==> flow/design.v <==
`timescale 1ns / 1ps
module main(
    input clk,rst,start,
    input [3:0]ip,
    output reg [59:0]ans,
    output reg finish
    );
    parameter [6:0]addr_max=100;
    reg [59:0]max,adder;
    reg [3:0]bram[addr_max-1:0];
    reg [6:0]addr,index,index_max;
    reg [3:0]state;
    always @(posedge clk)
    begin
        if(rst)
        begin
            addr<=0;ans<=0;max<=0;
            index<=0;index_max<=addr_max-12;
            state<=0;
            finish<=1;
        end
        else 
        begin
            case(state)
            0:
            begin
                addr<=0;ans<=adder;max<=0;
                index<=0;index_max<=addr_max-12;
                if(start)
                begin
                    finish<=0;
                    state<=1;
                end
                else finish<=1;
            end
            1:
            begin
                if(addr>=addr_max)
                begin
                    state<=2;
                    addr<=0;
                end
                else 
                begin
                    bram[addr]<=ip;
                    addr<=addr+1;
                end
            end
            2:
            begin
                if(addr<=index_max) 
                begin
                    if(bram[addr]>max[3:0])
                    begin
                        index<=addr;    
                        max[3:0]<=bram[addr];
                    end
                    addr<=addr+1;
                end
                else
                begin
                    addr<=index+1;
                    if(index_max>=99)state<=0;
                    else 
                    begin
                        index_max<=index_max+1;       
                        max<=max<<4;
                    end
                end
            end
            endcase        
        end   
    end
    reg [15:0]c;
    wire [15:0]cin={c[15:1],1'b0};
    genvar i;
    generate 
        for(i=1;i<16;i=i+1)
        begin:bcd_adder
            always @(*)
            begin
                if(rst) 
                begin
                    adder[4*i-1:4*(i-1)]=0;
                    c[i]=0;
                end
                else if(cin[i-1]+max[4*i-1:4*(i-1)]+ans[4*i-1:4*(i-1)]>9)
                begin
                    adder[4*i-1:4*(i-1)]=cin[i-1]+ans[4*i-1:4*(i-1)]+max[4*i-1:4*(i-1)]-10;
                    c[i]=1;
                end
                else
                begin
                    adder[4*i-1:4*(i-1)]=cin[i-1]+ans[4*i-1:4*(i-1)]+max[4*i-1:4*(i-1)];
                    c[i]=0;
                end
            end
        end
    endgenerate
endmodule
-- From RTL to reports: main
What the tools print for main, step after step.
Line numbers count from 1 in the design file above.
Cell names lack the library's common part.
Not given: -
- top: main
- clock: clk
- standard-cell library: sky130hd
- timing corner: tt_025C_1v80

-- Word-level counts
Yosys after proc, flatten, opt, wreduce and memory -nomap, before mapping. Print and check cells are not counted.
Memory sizes are those after Yosys's memory passes, which may raise the word count (mostly to a power of two), join words into wider ones and drop unused or constant bits.
- flip-flop bits (word level): 146
- bits in writable memories at 400
- noted clocked read ports x word width: 4
- memories kept at 1
- noted bits of input ports: 7
- output and inout port bits at 61
- cells after elaboration at 227
- noted $add $sub $neg: 105
- noted order comparisons: 19
- noted equality and inequality tests: 11
- muxes and demuxes: 76
- reductions and logical operators: 7
- memory list (name ; depth ; width ; rd ports ; write ports ; line ; source):
    bram ; 100 ; 4 ; 1 ; 1 ; 10 ; reg [3:0]bram[addr_max-1:0];
- operators with widths (cell ; number):
    adder 4 bit ; 30
    adder 1 x 4 -> 4 bit ; 28
    parallel mux 56 bit (select 2 bit) ; 1
    two-way mux 56 bit ; 2
    two-way mux 4 bit ; 25
    adder 5 x 4 -> 6 bit ; 14
    > comparator 6 x 4 -> 1 bit (second input constant) ; 14
    two-way mux 7 bit ; 11
    adder 1 x 4 -> 5 bit ; 14
    subtractor 4 bit (second input constant) ; 15
    two-way mux 1 bit ; 32
    parallel mux 7 bit (select 2 bit) ; 2
    adder 7 x 1 -> 7 bit (second input constant) ; 3
    parallel mux 7 bit (select 3 bit) ; 1
    inequality test 2 bit (second input constant) ; 7
    greater-or-equal comparator 7 bit (second input constant) ; 2
    parallel mux 4 bit (select 3 bit) ; 1
    AND reduction 3 bit ; 3
    parallel mux 4 bit (select 2 bit) ; 1
    less-or-equal comparator 7 bit ; 1
    inequality test 3 bit (second input constant) ; 2
    adder 4 x 4 -> 5 bit ; 1
    > comparator 5 x 4 -> 1 bit (second input constant) ; 1
    AND reduction 5 bit ; 1
    == test 4 x 1 -> 1 bit (second input constant) ; 1
    == test 4 x 2 -> 1 bit (second input constant) ; 1
    > comparator 4 bit ; 1
    zero test 4 bit ; 1
Not listed: further kinds 2, cells in them 2.

-- Logic depth
Depth = most cells in a row (Yosys ltp): at word level without a register or memory, in the mapped netlist without a sequential cell, where the memories' decode and read muxes count.
- depth after elaboration at 73
- ABC_AREA: 1
- noted mapped depth: 123
- depth with buffers taken out: 123

-- Netlist
Yosys stat after the flow's synthesis: flattened, memories mapped to cells. It holds for the ABC_AREA given above (unset counts as 0); a run with the other value may have another netlist.
Totals and module areas in this step are rounded.
- mapped cells: 2751
- noted synthesis area: 26700 µm²
- sequential part of the area at 15100 µm²
- mapped flip-flops at 552
- buffers: 130
- cells by type (cell type ; number ; area in all (µm²)):
    edfxtp_1 ; 400 ; 1.2E+04
    dfxtp_1 ; 152 ; 3.04E+03
    nand2_1 ; 700 ; 2627.52
    nand3_1 ; 345 ; 1.73E+03
    ha_1 ; 106 ; 1.33E+03
    nor2_1 ; 236 ; 885.85
    fa_1 ; 44 ; 880.845
    inv_1 ; 233 ; 874.589
    a21oi_1 ; 116 ; 580.557
    a22oi_1 ; 58 ; 435.418
    o21ai_0 ; 85 ; 425.408
    xor2_1 ; 45 ; 394.128
    buf_6 ; 23 ; 258.998
    buf_2 ; 46 ; 230.221
    xnor2_1 ; 20 ; 175.168
    clkbuf_1 ; 37 ; 138.883
    a21o_1 ; 15 ; 112.608
    buf_4 ; 13 ; 97.594
Not listed: further types 25, cells in them 77.

-- Timing after synthesis
Source: OpenSTA report_checks on the synthesized netlist (no wires, ideal clock, input and output delay 20% of the period each), path of least setup slack; recovery checks are left aside. Register names are those of the netlist, which keeps one name where synthesis merged equal registers.
- path kind: input-to-reg
- start: in rst
- end: reg ans[59]
- period: 25000 ps
- noted external input delay: 5000 ps
- setup time at 70 ps
- time at the first pin at 5000 ps
- noted data arrival time: 21983 ps
- noted data required time: 24930 ps
- noted setup slack: 2947 ps
- path delay: 17053 ps
- stages on the path: 98
- path buffers at 2
- period reached after synthesis at 22053 ps
"path delay" is the arrival time less input delay plus setup time.
"stages on the path": output pins that drive a net of the path, with the launching flip-flop's if there is one; two outputs of one cell count as two.
"period reached after synthesis" = period - worst setup slack (recovery checks aside). The figure is calculated, with input and output delays left at 20% of the set period.
The rows between start and end are the longest chain of elaborated cells between them; the timing report does not say that the signal goes this way. Where chains are equally long, one stands for them.
Each line given opens the expression or statement behind the cell; cells for indexed reads and writes are added by Yosys, which also makes memories of some case tables.
- cells stage by stage: clkbuf_1 -> inv_1 -> clkbuf_1 -> nand2_1 -> fa_1 -> inv_1 -> fa_1 -> o21ai_0 -> nand2_1 -> nand2_1 -> fa_1 -> inv_1 -> fa_1 -> xor2_1 -> o21ai_0 -> nand2_1 -> nand2_1 -> fa_1 -> (+62 left out) -> nand2_1 -> nand2_1 -> fa_1 -> inv_1 -> fa_1 -> xor2_1 -> o21ai_0 -> nand2_1 -> nand2_1 -> fa_1 -> inv_1 -> ha_1 -> fa_1 -> xor2_1 -> or2_2 -> nand3_1 -> nand3_1 -> a21oi_1
- noted cells in the longest elaborated chain: 70
- elaborated cells on any way between the ends: 75
- RTL lines with such cells: 4
- those cells by class: add/sub (33); compare (14); mux (28)
- RTL lines, path post-synthesis (item ; line ; source):
    from (decl) ; 3 ; input clk,rst,start,
    two-way mux 1 bit ; 82 ; if(rst)
    adder 1 x 4 -> 5 bit ; 87 ; else if(cin[i-1]+max[4*i-1:4*(i-1)]+ans[4*i-1:4*(i-1)]>9)
    adder 5 x 4 -> 6 bit ; 87 ;
    > comparator 6 x 4 -> 1 bit ; 87 ;
    two-way mux 1 bit ; 87 ;
    two-way mux 1 bit ; 82 ;
    adder 1 x 4 -> 5 bit ; 87 ;
    (+56 left out) ; - ;
    > comparator 6 x 4 -> 1 bit ; 87 ;
    two-way mux 1 bit ; 87 ;
    two-way mux 1 bit ; 82 ;
    adder 1 x 4 -> 4 bit ; 89 ; adder[4*i-1:4*(i-1)]=cin[i-1]+ans[4*i-1:4*(i-1)]+max[4*i-1:4*(i-1)]-10;
    adder 4 bit ; 89 ;
    subtractor 4 bit ; 89 ;
    two-way mux 4 bit ; 87 ;
    to (assign) ; 17 ; addr<=0;ans<=0;max<=0;
    to (assign) ; 27 ; addr<=0;ans<=adder;max<=0;
    to (decl) ; 5 ; output reg [59:0]ans,

-- Path in the finished layout
Path of least setup slack in the final report of record 1 (OpenROAD, finished layout, wires in). Where an end is a register, its clock arrival counts in the times.
The report prints the path's times to 10 ps; the period is as set.
- path kind: input-to-reg
- start: in rst
- end: reg ans[58]
- period: 24900 ps
- noted external input delay: 4980 ps
- setup time at 60 ps
- time at the first pin at 4980 ps
- noted data arrival time: 23470 ps
- noted data required time: 25460 ps
- noted setup slack: 1990 ps
- stages on the path: 96
- path buffers at 1
The rows between start and end are the longest chain of elaborated cells between them; the timing report does not say that the signal goes this way. Where chains are equally long, one stands for them.
- cells stage by stage: buf_6 -> inv_1 -> nand2_1 -> fa_1 -> inv_1 -> fa_1 -> xor2_1 -> o21ai_0 -> nand2_1 -> nand2_1 -> fa_1 -> inv_1 -> fa_1 -> o21ai_0 -> nand2_1 -> nand2_1 -> fa_1 -> inv_1 -> (+60 left out) -> o21ai_0 -> nand2_1 -> nand2_1 -> fa_1 -> inv_1 -> fa_1 -> xor2_1 -> o21ai_0 -> nand2_1 -> nand2_1 -> fa_1 -> inv_1 -> fa_1 -> o21ai_0 -> nand2_1 -> o21ai_0 -> nand2_1 -> a21oi_1
- noted cells in the longest elaborated chain: 70
- elaborated cells on any way between the ends: 75
- RTL lines with such cells: 4
- those cells by class: add/sub (33); compare (14); mux (28)
- RTL lines, path post-layout (item ; line ; source):
    from (decl) ; 3 ; input clk,rst,start,
    two-way mux 1 bit ; 82 ; if(rst)
    adder 1 x 4 -> 5 bit ; 87 ; else if(cin[i-1]+max[4*i-1:4*(i-1)]+ans[4*i-1:4*(i-1)]>9)
    adder 5 x 4 -> 6 bit ; 87 ;
    > comparator 6 x 4 -> 1 bit ; 87 ;
    two-way mux 1 bit ; 87 ;
    two-way mux 1 bit ; 82 ;
    adder 1 x 4 -> 5 bit ; 87 ;
    (+56 left out) ; - ;
    > comparator 6 x 4 -> 1 bit ; 87 ;
    two-way mux 1 bit ; 87 ;
    two-way mux 1 bit ; 82 ;
    adder 1 x 4 -> 4 bit ; 89 ; adder[4*i-1:4*(i-1)]=cin[i-1]+ans[4*i-1:4*(i-1)]+max[4*i-1:4*(i-1)]-10;
    adder 4 bit ; 89 ;
    subtractor 4 bit ; 89 ;
    two-way mux 4 bit ; 87 ;
    to (assign) ; 17 ; addr<=0;ans<=0;max<=0;
    to (assign) ; 27 ; addr<=0;ans<=adder;max<=0;
    to (decl) ; 5 ; output reg [59:0]ans,

Subject: main on sky130hd, stored results

Hello all,

Stored flow runs of main (4 of them; Yosys, OpenROAD, sky130hd). They differ in their settings and are not a sequence. Constraints: input delay and output delay 20% of the set period each, output load 0.01 pF.
"clock period reached" is the run's clock period less its worst setup slack. It is reckoned from that one timing run; input and output delays stay at 20% of the period that was set.
By "allowed time less slack (worst setup path)" is meant the share of the clock period that the worst setup path is allowed (20% is reserved at inputs, 20% at outputs), minus its slack. Clock arrival times at its registers enter into it.
"power consumption" is the tool's figure for a default switching activity; nothing was simulated.
"allowed time less slack (worst setup path)" is known to 10 ps.
Measured values are rounded.

Record 1
Settings were ABC_AREA = 1; CAP_MARGIN = 40; CELL_PAD_IN_SITES_DETAIL_PLACEMENT = 0; CORE_MARGIN = 2; CORE_UTILIZATION = 26; PLACE_DENSITY = 0.52; TNS_END_PERCENT = 70; period_ns = 24.9; SLEW_MARGIN = 20
- noted the die outline area: 105,000 µm²
- clock period reached at 22,912 ps
- post-route worst hold slack at 480 ps
- allowed time less slack (worst setup path): 17,930 ps
- worst setup path kind: input-to-reg
- noted the utilization of the finished layout: 0.3
- setup slack of the worst path at 1,990 ps
- synthesized cell area at 26,700 µm²
- noted the power consumption: 0.00207 W
- standard-cell area after layout at 30,600 µm²
- setup TNS at 0 ps

Record 2
Settings were CELL_PAD_IN_SITES_DETAIL_PLACEMENT = 1; CELL_PAD_IN_SITES_GLOBAL_PLACEMENT = 2; CORE_ASPECT_RATIO = 0.94; CORE_MARGIN = 7; CORE_UTILIZATION = 18; CTS_CLUSTER_DIAMETER = 119; CTS_CLUSTER_SIZE = 76; MIN_ROUTING_LAYER = met1; SLEW_MARGIN = 15; period_ns = 35.4; CAP_MARGIN = 20
- noted the die outline area: 155,000 µm²
- clock period reached at 31,057 ps
- post-route worst hold slack at 479 ps
- allowed time less slack (worst setup path): 23,980 ps
- worst setup path kind: input-to-reg
- noted the utilization of the finished layout: 0.207
- setup slack of the worst path at 4,340 ps
- synthesized cell area at 26,000 µm²
- noted the power consumption: 0.00113 W
- standard-cell area after layout at 29,500 µm²
- setup TNS at 0 ps

Record 3
Settings were CAP_MARGIN = 0; CELL_PAD_IN_SITES_DETAIL_PLACEMENT = 2; CORE_ASPECT_RATIO = 1.62; CORE_UTILIZATION = 45; GPL_TIMING_DRIVEN = 0; HOLD_SLACK_MARGIN = -0.06; PLACE_DENSITY = 0.48; SLEW_MARGIN = 0; TNS_END_PERCENT = 45; period_ns = 25.0; CORE_MARGIN = 2
- noted the die outline area: 59,700 µm²
- clock period reached at 24,277 ps
- post-route worst hold slack at 485 ps
- allowed time less slack (worst setup path): 19,280 ps
- worst setup path kind: input-to-reg
- noted the utilization of the finished layout: 0.524
- setup slack of the worst path at 723 ps
- synthesized cell area at 26,000 µm²
- noted the power consumption: 0.00198 W
- standard-cell area after layout at 30,000 µm²
- setup TNS at 0 ps

Record 4
Settings were ABC_AREA = 1; CAP_MARGIN = 15; CORE_UTILIZATION = 68; CTS_CLUSTER_SIZE = 51; GPL_TIMING_DRIVEN = 0; MAX_ROUTING_LAYER = met5; MIN_ROUTING_LAYER = met1; SETUP_SLACK_MARGIN = -1.35; SLEW_MARGIN = 5; period_ns = 29.6; CORE_MARGIN = 2
- noted the die outline area: 40,900 µm²
- clock period reached at 25,437 ps
- post-route worst hold slack at 480 ps
- allowed time less slack (worst setup path): 19,520 ps
- worst setup path kind: input-to-reg
- noted the utilization of the finished layout: 0.769
- setup slack of the worst path at 4,160 ps
- synthesized cell area at 26,700 µm²
- noted the power consumption: 0.00169 W
- standard-cell area after layout at 29,800 µm²
- setup TNS at 0 ps

Thanks
